==> flow/design.v <==
`timescale 1ns / 1ps
module dsp_macro_1(
input         CLK,
input  [17:0] A,
input  [17:0] B,
input  [47:0] C,
output [47:0] P
);
reg signed [17:0] a_r, b_r;
reg        [47:0] c_r;
reg signed [35:0] m_r;
reg        [47:0] p_r0, p_r1, p_r2;
always @(posedge CLK) begin
	a_r  <= A;
	b_r  <= B;
	c_r  <= C;
	m_r  <= a_r * b_r;
	p_r0 <= {{12{m_r[35]}}, m_r} + c_r;
	p_r1 <= p_r0;
	p_r2 <= p_r1;
end
assign P = p_r2;
endmodule
`timescale 1ns / 1ps
module mul(
input clk, 
input [7:0] w, 
input [7:0] x, 
output[15:0] y
);
wire [17:0] dsp_A, dsp_B;
wire [47:0] dsp_P;
assign dsp_A = w[7]? {10'b11_1111_1111, w} : {10'b00_0000_0000, w};
assign dsp_B = x[7]? {10'b11_1111_1111, x} : {10'b00_0000_0000, x};
assign y = dsp_P[15:0];
dsp_macro_1 u_dsp(.CLK(clk), .A(dsp_A), .B(dsp_B), .C(48'b0), .P(dsp_P));
endmodule
`timescale 1ns / 1ps
module adder_tree(
input clk, 
input rstn,
input vld_i,
input [15:0] mul_00, 
input [15:0] mul_01, 
input [15:0] mul_02, 
input [15:0] mul_03, 
input [15:0] mul_04, 
input [15:0] mul_05, 
input [15:0] mul_06, 
input [15:0] mul_07,
input [15:0] mul_08, 
input [15:0] mul_09, 
input [15:0] mul_10, 
input [15:0] mul_11, 
input [15:0] mul_12, 
input [15:0] mul_13, 
input [15:0] mul_14, 
input [15:0] mul_15, 
input [15:0] mul_16,
input [15:0] mul_17,
input [15:0] mul_18, 
input [15:0] mul_19, 
input [15:0] mul_20, 
input [15:0] mul_21, 
input [15:0] mul_22, 
input [15:0] mul_23, 
input [15:0] mul_24, 
input [15:0] mul_25,
input [15:0] mul_26,
output[20:0] acc_o,
output       vld_o 
);
reg [16:0] y1_0;
reg [16:0] y1_1;
reg [16:0] y1_2;
reg [16:0] y1_3;
reg [16:0] y1_4;
reg [16:0] y1_5;
reg [16:0] y1_6;
reg [16:0] y1_7;
reg [16:0] y1_8;
reg [16:0] y1_9;
reg [16:0] y1_10;
reg [16:0] y1_11;
reg [16:0] y1_12;
reg [16:0] y1_13;
reg [17:0] y2_0;
reg [17:0] y2_1;
reg [17:0] y2_2;
reg [17:0] y2_3;
reg [17:0] y2_4;
reg [17:0] y2_5;
reg [17:0] y2_6;
reg [18:0] y3_0;
reg [18:0] y3_1;
reg [18:0] y3_2;
reg [18:0] y3_3;
reg [19:0] y4_0;
reg [19:0] y4_1;
reg [20:0] y5;
reg vld_i_d1, vld_i_d2, vld_i_d3, vld_i_d4, vld_i_d5;
always@(posedge clk, negedge rstn) begin
	if(!rstn) begin
		y1_0 <= 17'd0;
		y1_1 <= 17'd0;
		y1_2 <= 17'd0;
		y1_3 <= 17'd0;
		y1_4 <= 17'd0;
		y1_5 <= 17'd0;
		y1_6 <= 17'd0;
		y1_7 <= 17'd0;
		y1_8 <= 17'd0;
		y1_9 <= 17'd0;
		y1_10 <= 17'd0;
		y1_11 <= 17'd0;
		y1_12 <= 17'd0;
		y1_13 <= 17'd0;
	end
	else begin 
		y1_0 <= $signed(mul_00) + $signed(mul_01);
		y1_1 <= $signed(mul_02) + $signed(mul_03);
		y1_2 <= $signed(mul_04) + $signed(mul_05);
		y1_3 <= $signed(mul_06) + $signed(mul_07);
		y1_4 <= $signed(mul_08) + $signed(mul_09);
		y1_5 <= $signed(mul_10) + $signed(mul_11);
		y1_6 <= $signed(mul_12) + $signed(mul_13);
		y1_7 <= $signed(mul_14) + $signed(mul_15);
		y1_8 <= $signed(mul_16) + $signed(mul_17);
		y1_9 <= $signed(mul_18) + $signed(mul_19);
		y1_10 <= $signed(mul_20) + $signed(mul_21);
		y1_11 <= $signed(mul_22) + $signed(mul_23);
		y1_12 <= $signed(mul_24) + $signed(mul_25);
		y1_13 <= $signed(mul_26);
	end
end
always@(posedge clk, negedge rstn) begin
	if(!rstn) begin
		y2_0 <= 18'd0;
		y2_1 <= 18'd0;
		y2_2 <= 18'd0;
		y2_3 <= 18'd0;
		y2_4 <= 18'd0;
		y2_5 <= 18'd0;
		y2_6 <= 18'd0;		
	end
	else begin 
		y2_0 <= $signed(y1_0) + $signed(y1_1);
		y2_1 <= $signed(y1_2) + $signed(y1_3);
		y2_2 <= $signed(y1_4) + $signed(y1_5);
		y2_3 <= $signed(y1_6) + $signed(y1_7);
		y2_4 <= $signed(y1_8) + $signed(y1_9);
		y2_5 <= $signed(y1_10) + $signed(y1_11);
		y2_6 <= $signed(y1_12) + $signed(y1_13);
	end
end
always@(posedge clk, negedge rstn) begin
	if(!rstn) begin
		y3_0 <= 19'd0;
		y3_1 <= 19'd0;
		y3_2 <= 19'd0;
		y3_3 <= 19'd0;
	end
	else begin 
		y3_0 <= $signed(y2_0) + $signed(y2_1);
		y3_1 <= $signed(y2_2) + $signed(y2_3);
		y3_2 <= $signed(y2_4) + $signed(y2_5);
		y3_3 <= $signed(y2_6);
	end
end
always@(posedge clk, negedge rstn) begin
	if(!rstn) begin
		y4_0 <= 20'd0;
		y4_1 <= 20'd0;
	end
	else begin
		y4_0 <= $signed(y3_0) + $signed(y3_1);
		y4_1 <= $signed(y3_2) + $signed(y3_3);
    end
end
always@(posedge clk, negedge rstn) begin
	if(!rstn)
		y5 <= 21'd0;
	else
		y5 <= $signed(y4_0) + $signed(y4_1);
end
always@(posedge clk, negedge rstn) begin
	if(!rstn) begin
		vld_i_d1 <= 0;
		vld_i_d2 <= 0;
		vld_i_d3 <= 0;
		vld_i_d4 <= 0;
		vld_i_d5 <= 0;
	end
	else begin 
		vld_i_d1 <= vld_i   ;
		vld_i_d2 <= vld_i_d1;
		vld_i_d3 <= vld_i_d2;
		vld_i_d4 <= vld_i_d3;
		vld_i_d5 <= vld_i_d4;		
	end
end
assign vld_o = vld_i_d5;
assign acc_o = $signed(y5);
endmodule
`timescale 1ns / 1ps
module mac(
input clk, 
input rstn, 
input vld_i, 
input [215:0] win, 
input [215:0] din,
output[ 20:0] acc_o, 
output        vld_o
);
wire[15:0] y00;
wire[15:0] y01;
wire[15:0] y02;
wire[15:0] y03;
wire[15:0] y04;
wire[15:0] y05;
wire[15:0] y06;
wire[15:0] y07;
wire[15:0] y08;
wire[15:0] y09;
wire[15:0] y10;
wire[15:0] y11;
wire[15:0] y12;
wire[15:0] y13;
wire[15:0] y14;
wire[15:0] y15;
wire[15:0] y16;
wire[15:0] y17;
wire[15:0] y18;
wire[15:0] y19;
wire[15:0] y20;
wire[15:0] y21;
wire[15:0] y22;
wire[15:0] y23;
wire[15:0] y24;
wire[15:0] y25;
wire[15:0] y26;
reg vld_i_d0, vld_i_d1, vld_i_d2, vld_i_d3, vld_i_d4;
mul u_mul_00(.clk(clk), .w(win[  7:  0]),.x(din[  7:  0]),.y(y00));
mul u_mul_01(.clk(clk), .w(win[ 15:  8]),.x(din[ 15:  8]),.y(y01));
mul u_mul_02(.clk(clk), .w(win[ 23: 16]),.x(din[ 23: 16]),.y(y02));
mul u_mul_03(.clk(clk), .w(win[ 31: 24]),.x(din[ 31: 24]),.y(y03));
mul u_mul_04(.clk(clk), .w(win[ 39: 32]),.x(din[ 39: 32]),.y(y04));
mul u_mul_05(.clk(clk), .w(win[ 47: 40]),.x(din[ 47: 40]),.y(y05));
mul u_mul_06(.clk(clk), .w(win[ 55: 48]),.x(din[ 55: 48]),.y(y06));
mul u_mul_07(.clk(clk), .w(win[ 63: 56]),.x(din[ 63: 56]),.y(y07));
mul u_mul_08(.clk(clk), .w(win[ 71: 64]),.x(din[ 71: 64]),.y(y08));
mul u_mul_09(.clk(clk), .w(win[ 79: 72]),.x(din[ 79: 72]),.y(y09));
mul u_mul_10(.clk(clk), .w(win[ 87: 80]),.x(din[ 87: 80]),.y(y10));
mul u_mul_11(.clk(clk), .w(win[ 95: 88]),.x(din[ 95: 88]),.y(y11));
mul u_mul_12(.clk(clk), .w(win[103: 96]),.x(din[103: 96]),.y(y12));
mul u_mul_13(.clk(clk), .w(win[111:104]),.x(din[111:104]),.y(y13));
mul u_mul_14(.clk(clk), .w(win[119:112]),.x(din[119:112]),.y(y14));
mul u_mul_15(.clk(clk), .w(win[127:120]),.x(din[127:120]),.y(y15));
mul u_mul_16(.clk(clk), .w(win[135:128]),.x(din[135:128]),.y(y16));
mul u_mul_17(.clk(clk), .w(win[143:136]),.x(din[143:136]),.y(y17));
mul u_mul_18(.clk(clk), .w(win[151:144]),.x(din[151:144]),.y(y18));
mul u_mul_19(.clk(clk), .w(win[159:152]),.x(din[159:152]),.y(y19));
mul u_mul_20(.clk(clk), .w(win[167:160]),.x(din[167:160]),.y(y20));
mul u_mul_21(.clk(clk), .w(win[175:168]),.x(din[175:168]),.y(y21));
mul u_mul_22(.clk(clk), .w(win[183:176]),.x(din[183:176]),.y(y22));
mul u_mul_23(.clk(clk), .w(win[191:184]),.x(din[191:184]),.y(y23));
mul u_mul_24(.clk(clk), .w(win[199:192]),.x(din[199:192]),.y(y24));
mul u_mul_25(.clk(clk), .w(win[207:200]),.x(din[207:200]),.y(y25));
mul u_mul_26(.clk(clk), .w(win[215:208]),.x(din[215:208]),.y(y26));
always@(posedge clk, negedge rstn) begin
	if(!rstn) begin
	    vld_i_d0 <= 0;
		vld_i_d1 <= 0;
		vld_i_d2 <= 0;
		vld_i_d3 <= 0;
		vld_i_d4 <= 0;
	end
	else begin 
		vld_i_d0 <= vld_i   ;
		vld_i_d1 <= vld_i_d0;
		vld_i_d2 <= vld_i_d1;
		vld_i_d3 <= vld_i_d2;
		vld_i_d4 <= vld_i_d3;		
	end
end
adder_tree u_adder_tree(
. clk(clk), 
. rstn(rstn),
. vld_i(vld_i_d4),
. mul_00(y00), 
. mul_01(y01), 
. mul_02(y02), 
. mul_03(y03), 
. mul_04(y04), 
. mul_05(y05), 
. mul_06(y06), 
. mul_07(y07),
. mul_08(y08),
. mul_09(y09), 
. mul_10(y10), 
. mul_11(y11), 
. mul_12(y12), 
. mul_13(y13), 
. mul_14(y14), 
. mul_15(y15), 
. mul_16(y16),
. mul_17(y17), 
. mul_18(y18), 
. mul_19(y19), 
. mul_20(y20), 
. mul_21(y21), 
. mul_22(y22), 
. mul_23(y23), 
. mul_24(y24), 
. mul_25(y25),
. mul_26(y26),  
. acc_o(acc_o),
. vld_o(vld_o) 
);
endmodule
# Reports on mac
# What the tools print for mac, step after step.
# Lines are those of the file above, counted from 1.
# Operators: Yosys type, input widths -> output width; for muxes data width and select width s.
# Cell names lack the library's common part.
# A cell with - has no value.
[inputs]
top_module = "mac"
clk_port = "clk"
cell_library = "sky130hd"
corner = "tt_025C_1v80"

# Word level
# Counts by Yosys on the flattened word-level netlist (proc, flatten, opt, wreduce; memories kept). Register bits leave out memories and registers merged into their read ports (data or address); mux counts leave out enables and synchronous resets folded into registers. Print and check cells are left out. Cells with the same type and inputs are merged into one.
[bits]
ff_bits = 3209
in_bits = 435
elab_cells = 307
[op_classes]
n_mux = 54
mul = 27
add_sub_neg = 26
[ops]
columns = ["op", "n"]
rows = [
  ["$mul 18x18->16", 27],
  ["$mux 18", 54],
  ["$add 16x16->17", 13],
  ["$add 17x17->18", 6],
  ["$add 18x18->19", 3],
  ["$add 20x20->21", 1],
  ["$add 19x18->20", 1],
  ["$add 19x19->20", 1],
  ["$add 17x16->18", 1],
]

# Longest topological paths
# Longest topological path by Yosys (ltp), each cell counted once; first at word level (registers and memories cut), then after technology mapping (sequential cells cut; the memories' decode and read muxes count).
[logic_depth]
ltp_word = 1
ABC_AREA = 1
depth_mapped = 29

# Netlist
# Source: synth_stat.txt of the flow (Yosys; design flattened, memories mapped). It holds for the ABC_AREA given above (unset counts as 0); a run with the other value may have another netlist.
# The area totals of this step are shown rounded.
[mapped]
n_buf = 432
area_um2 = 180000
mapped_cells = 19396
ff_cells = 2669
[by_type]
columns = ["cell_type", "n", "type_area_um2"]
rows = [
  ["dfxtp_1", 2160, 4.32E+04],
  ["fa_1", 1927, 3.86E+04],
  ["ha_1", 1961, 2.45E+04],
  ["inv_1", 5077, 1.91E+04],
  ["nand2_1", 3886, 1.46E+04],
  ["dfrtp_1", 509, 1.27E+04],
  ["xor2_1", 525, 4598.16],
  ["a21oi_1", 717, 3.59E+03],
  ["xnor2_1", 334, 2.93E+03],
  ["nand3_1", 576, 2.88E+03],
  ["nor2_1", 507, 1.9E+03],
  ["clkbuf_1", 309, 1.16E+03],
  ["o21ai_0", 198, 990.95],
  ["a21o_1", 100, 750.72],
  ["buf_2", 97, 485.466],
  ["nand3b_1", 60, 450.432],
  ["nand4_1", 54, 337.824],
  ["nor3_1", 52, 260.25],
]
# Other cell types: 31; their cells: 347.

# Timing after synthesis
# Path of least setup slack by OpenSTA after synthesis, without wires, with an ideal clock, recovery checks aside; 20% of the period is set as input and as output delay. Where synthesis merged equal registers, the netlist keeps one of their names.
[synth_path]
kind = "reg-to-reg"
startpoint = "register (no name shown)"
endpoint = "register u_mul_02.u_dsp.m_r[15]"
period_ns = 6.0
t_required_ns = 5.888
slack_ns = 0.930
arrival_time_ns = 4.958
path_delay_ns = 5.070
stages = 22
setup_ns = 0.112
synth_period_reached_ns = 5.07
# "path_delay_ns" is the arrival time less input delay plus setup time.
# "stages": output pins that drive a net of the path, with the launching flip-flop's if there is one; two outputs of one cell count as two.
# "synth_period_reached_ns" = period - worst setup slack (recovery checks aside). The figure is calculated, with input and output delays left at 20% of the set period.
[synth_via]
path_cell_list = "dfxtp_1 clkbuf_1 nand2_1 inv_1 fa_1 inv_1 fa_1 inv_1 fa_1 inv_1 fa_1 fa_1 fa_1 inv_1 ha_1 a21o_1 a31oi_1 nand2_1 a31oi_1 inv_1 nand2_1 nand2_1"
[synth_lines]
columns = ["item", "line", "source"]
rows = [
  ["end, assigned", 17, "m_r <= a_r * b_r;"],
  ["end, declared", 11, "reg signed [35:0] m_r;"],
]
# No chain of elaborated cells between the ends is given.

# Path in the finished layout
# From the final timing report of run 1: the path of least setup slack in the routed layout; clock arrival at registers is part of the times.
[layout_path]
kind = "reg-to-reg"
startpoint = "register u_mul_03.u_dsp.a_r[6]"
endpoint = "register u_mul_03.u_dsp.m_r[15]"
arrival_time_ns = 6.15
period_ns = 6.0
slack_ns = 0.64
stages = 21
t_required_ns = 6.79
setup_ns = 0.12
# The rows between start and end are the longest chain of elaborated cells between them; the timing report does not say that the signal goes this way. Where chains are equally long, one stands for them.
# Each line given opens the expression or statement behind the cell; cells for indexed reads and writes are added by Yosys, which also makes memories of some case tables.
[layout_via]
path_cell_list = "dfxtp_4 buf_4 nand2_1 inv_1 fa_1 fa_1 inv_1 fa_1 fa_1 fa_1 fa_1 inv_1 ha_4 inv_2 o21bai_1 a31oi_2 nand2_1 a31oi_2 inv_1 nand2_1 nand2_1"
elab_chain_len = 1
[layout_lines]
columns = ["item", "line", "source"]
rows = [
  ["start, declared", 9, "reg signed [17:0] a_r, b_r;"],
  ["start, assigned", 14, "a_r <= A;"],
  ["$mul 18x18->16", 17, "m_r <= a_r * b_r;"],
  ["end, assigned", 17, ""],
  ["end, declared", 11, "reg signed [35:0] m_r;"],
]

mac through Yosys and OpenROAD on sky130hd: 2 stored runs, unordered, with their settings and measured results. The constraints put input and output delay at 20% of the set period each and load the outputs with 0.01 pF.
"worst_path_time_ns": the worst setup path's part of the clock period (all of it between registers, 20% less for each end at a port) less its slack. A launch clock that arrives late makes it longer, a capture clock that arrives late makes it shorter.
By "power.total_uw" is meant OpenSTA's value without simulated activity: inputs other than the clock are taken to toggle once in ten clock periods, and the tool carries that through the logic.
Results are given in rounded form.

# run 1
==> flow/run.sh <==
#!/bin/bash
# the make line also repeats the synthesis and layout settings of config.mk as NAME=value (left out here)
make -C /OpenROAD-flow-scripts/flow DESIGN_CONFIG=/design/flow/config.mk WORK_HOME=/design/flow/orfs CLKGATE_MAP_FILE= finish
==> flow/config.mk <==
export PLATFORM = sky130hd
export DESIGN_NAME = mac
export DESIGN_NICKNAME = mac
export VERILOG_FILES = /design/flow/design.v
export SDC_FILE = /design/flow/constraint.sdc
export NUM_CORES = 4
export LEC_CHECK = 0
export ABC_AREA = 1
export CAP_MARGIN = 35
export CELL_PAD_IN_SITES_DETAIL_PLACEMENT = 2
export CELL_PAD_IN_SITES_GLOBAL_PLACEMENT = 1
export CORE_MARGIN = 7
export CORE_UTILIZATION = 40
export GPL_TIMING_DRIVEN = 0
export MAX_ROUTING_LAYER = met4
export SETUP_SLACK_MARGIN = 0.53
export SLEW_MARGIN = 20
export TNS_END_PERCENT = 25
==> flow/constraint.sdc <==
create_clock -name core_clock -period 6.0 [get_ports {clk}]
set_input_delay 1.2000 -clock core_clock [delete_from_list [all_inputs] [get_ports {clk}]]
set_output_delay 1.2000 -clock core_clock [all_outputs]
set_load 0.01 [all_outputs]

==> run 1: results <==
power.total_uw=130000
finalCellArea_um2=200000
worst_path_time_ns=5.36
critical_path_kind="reg-to-reg"
synth_chip_area_um2=180000
fin_ws_ns=0.64
final_die_area_um2=460000

# run 2
==> flow/run.sh <==
#!/bin/bash
# the make line also repeats the synthesis and layout settings of config.mk as NAME=value (left out here)
make -C /OpenROAD-flow-scripts/flow DESIGN_CONFIG=/design/flow/config.mk WORK_HOME=/design/flow/orfs CLKGATE_MAP_FILE= finish
==> flow/config.mk <==
export PLATFORM = sky130hd
export DESIGN_NAME = mac
export DESIGN_NICKNAME = mac
export VERILOG_FILES = /design/flow/design.v
export SDC_FILE = /design/flow/constraint.sdc
export NUM_CORES = 4
export LEC_CHECK = 0
export ABC_AREA = 1
export CAP_MARGIN = 20
export CELL_PAD_IN_SITES_DETAIL_PLACEMENT = 2
export CELL_PAD_IN_SITES_GLOBAL_PLACEMENT = 3
export CORE_ASPECT_RATIO = 1.04
export CORE_MARGIN = 2
export CORE_UTILIZATION = 51
export CTS_CLUSTER_DIAMETER = 109
export GPL_ROUTABILITY_DRIVEN = 0
export GPL_TIMING_DRIVEN = 0
export HOLD_SLACK_MARGIN = 0.15
export MAX_ROUTING_LAYER = met4
export MIN_ROUTING_LAYER = met2
export PLACE_DENSITY = 0.68
export SLEW_MARGIN = 0
==> flow/constraint.sdc <==
create_clock -name core_clock -period 3.46 [get_ports {clk}]
set_input_delay 0.6920 -clock core_clock [delete_from_list [all_inputs] [get_ports {clk}]]
set_output_delay 0.6920 -clock core_clock [all_outputs]
set_load 0.01 [all_outputs]

==> run 2: results <==
outcome="did not finish, placement stopped with GPL-0301"
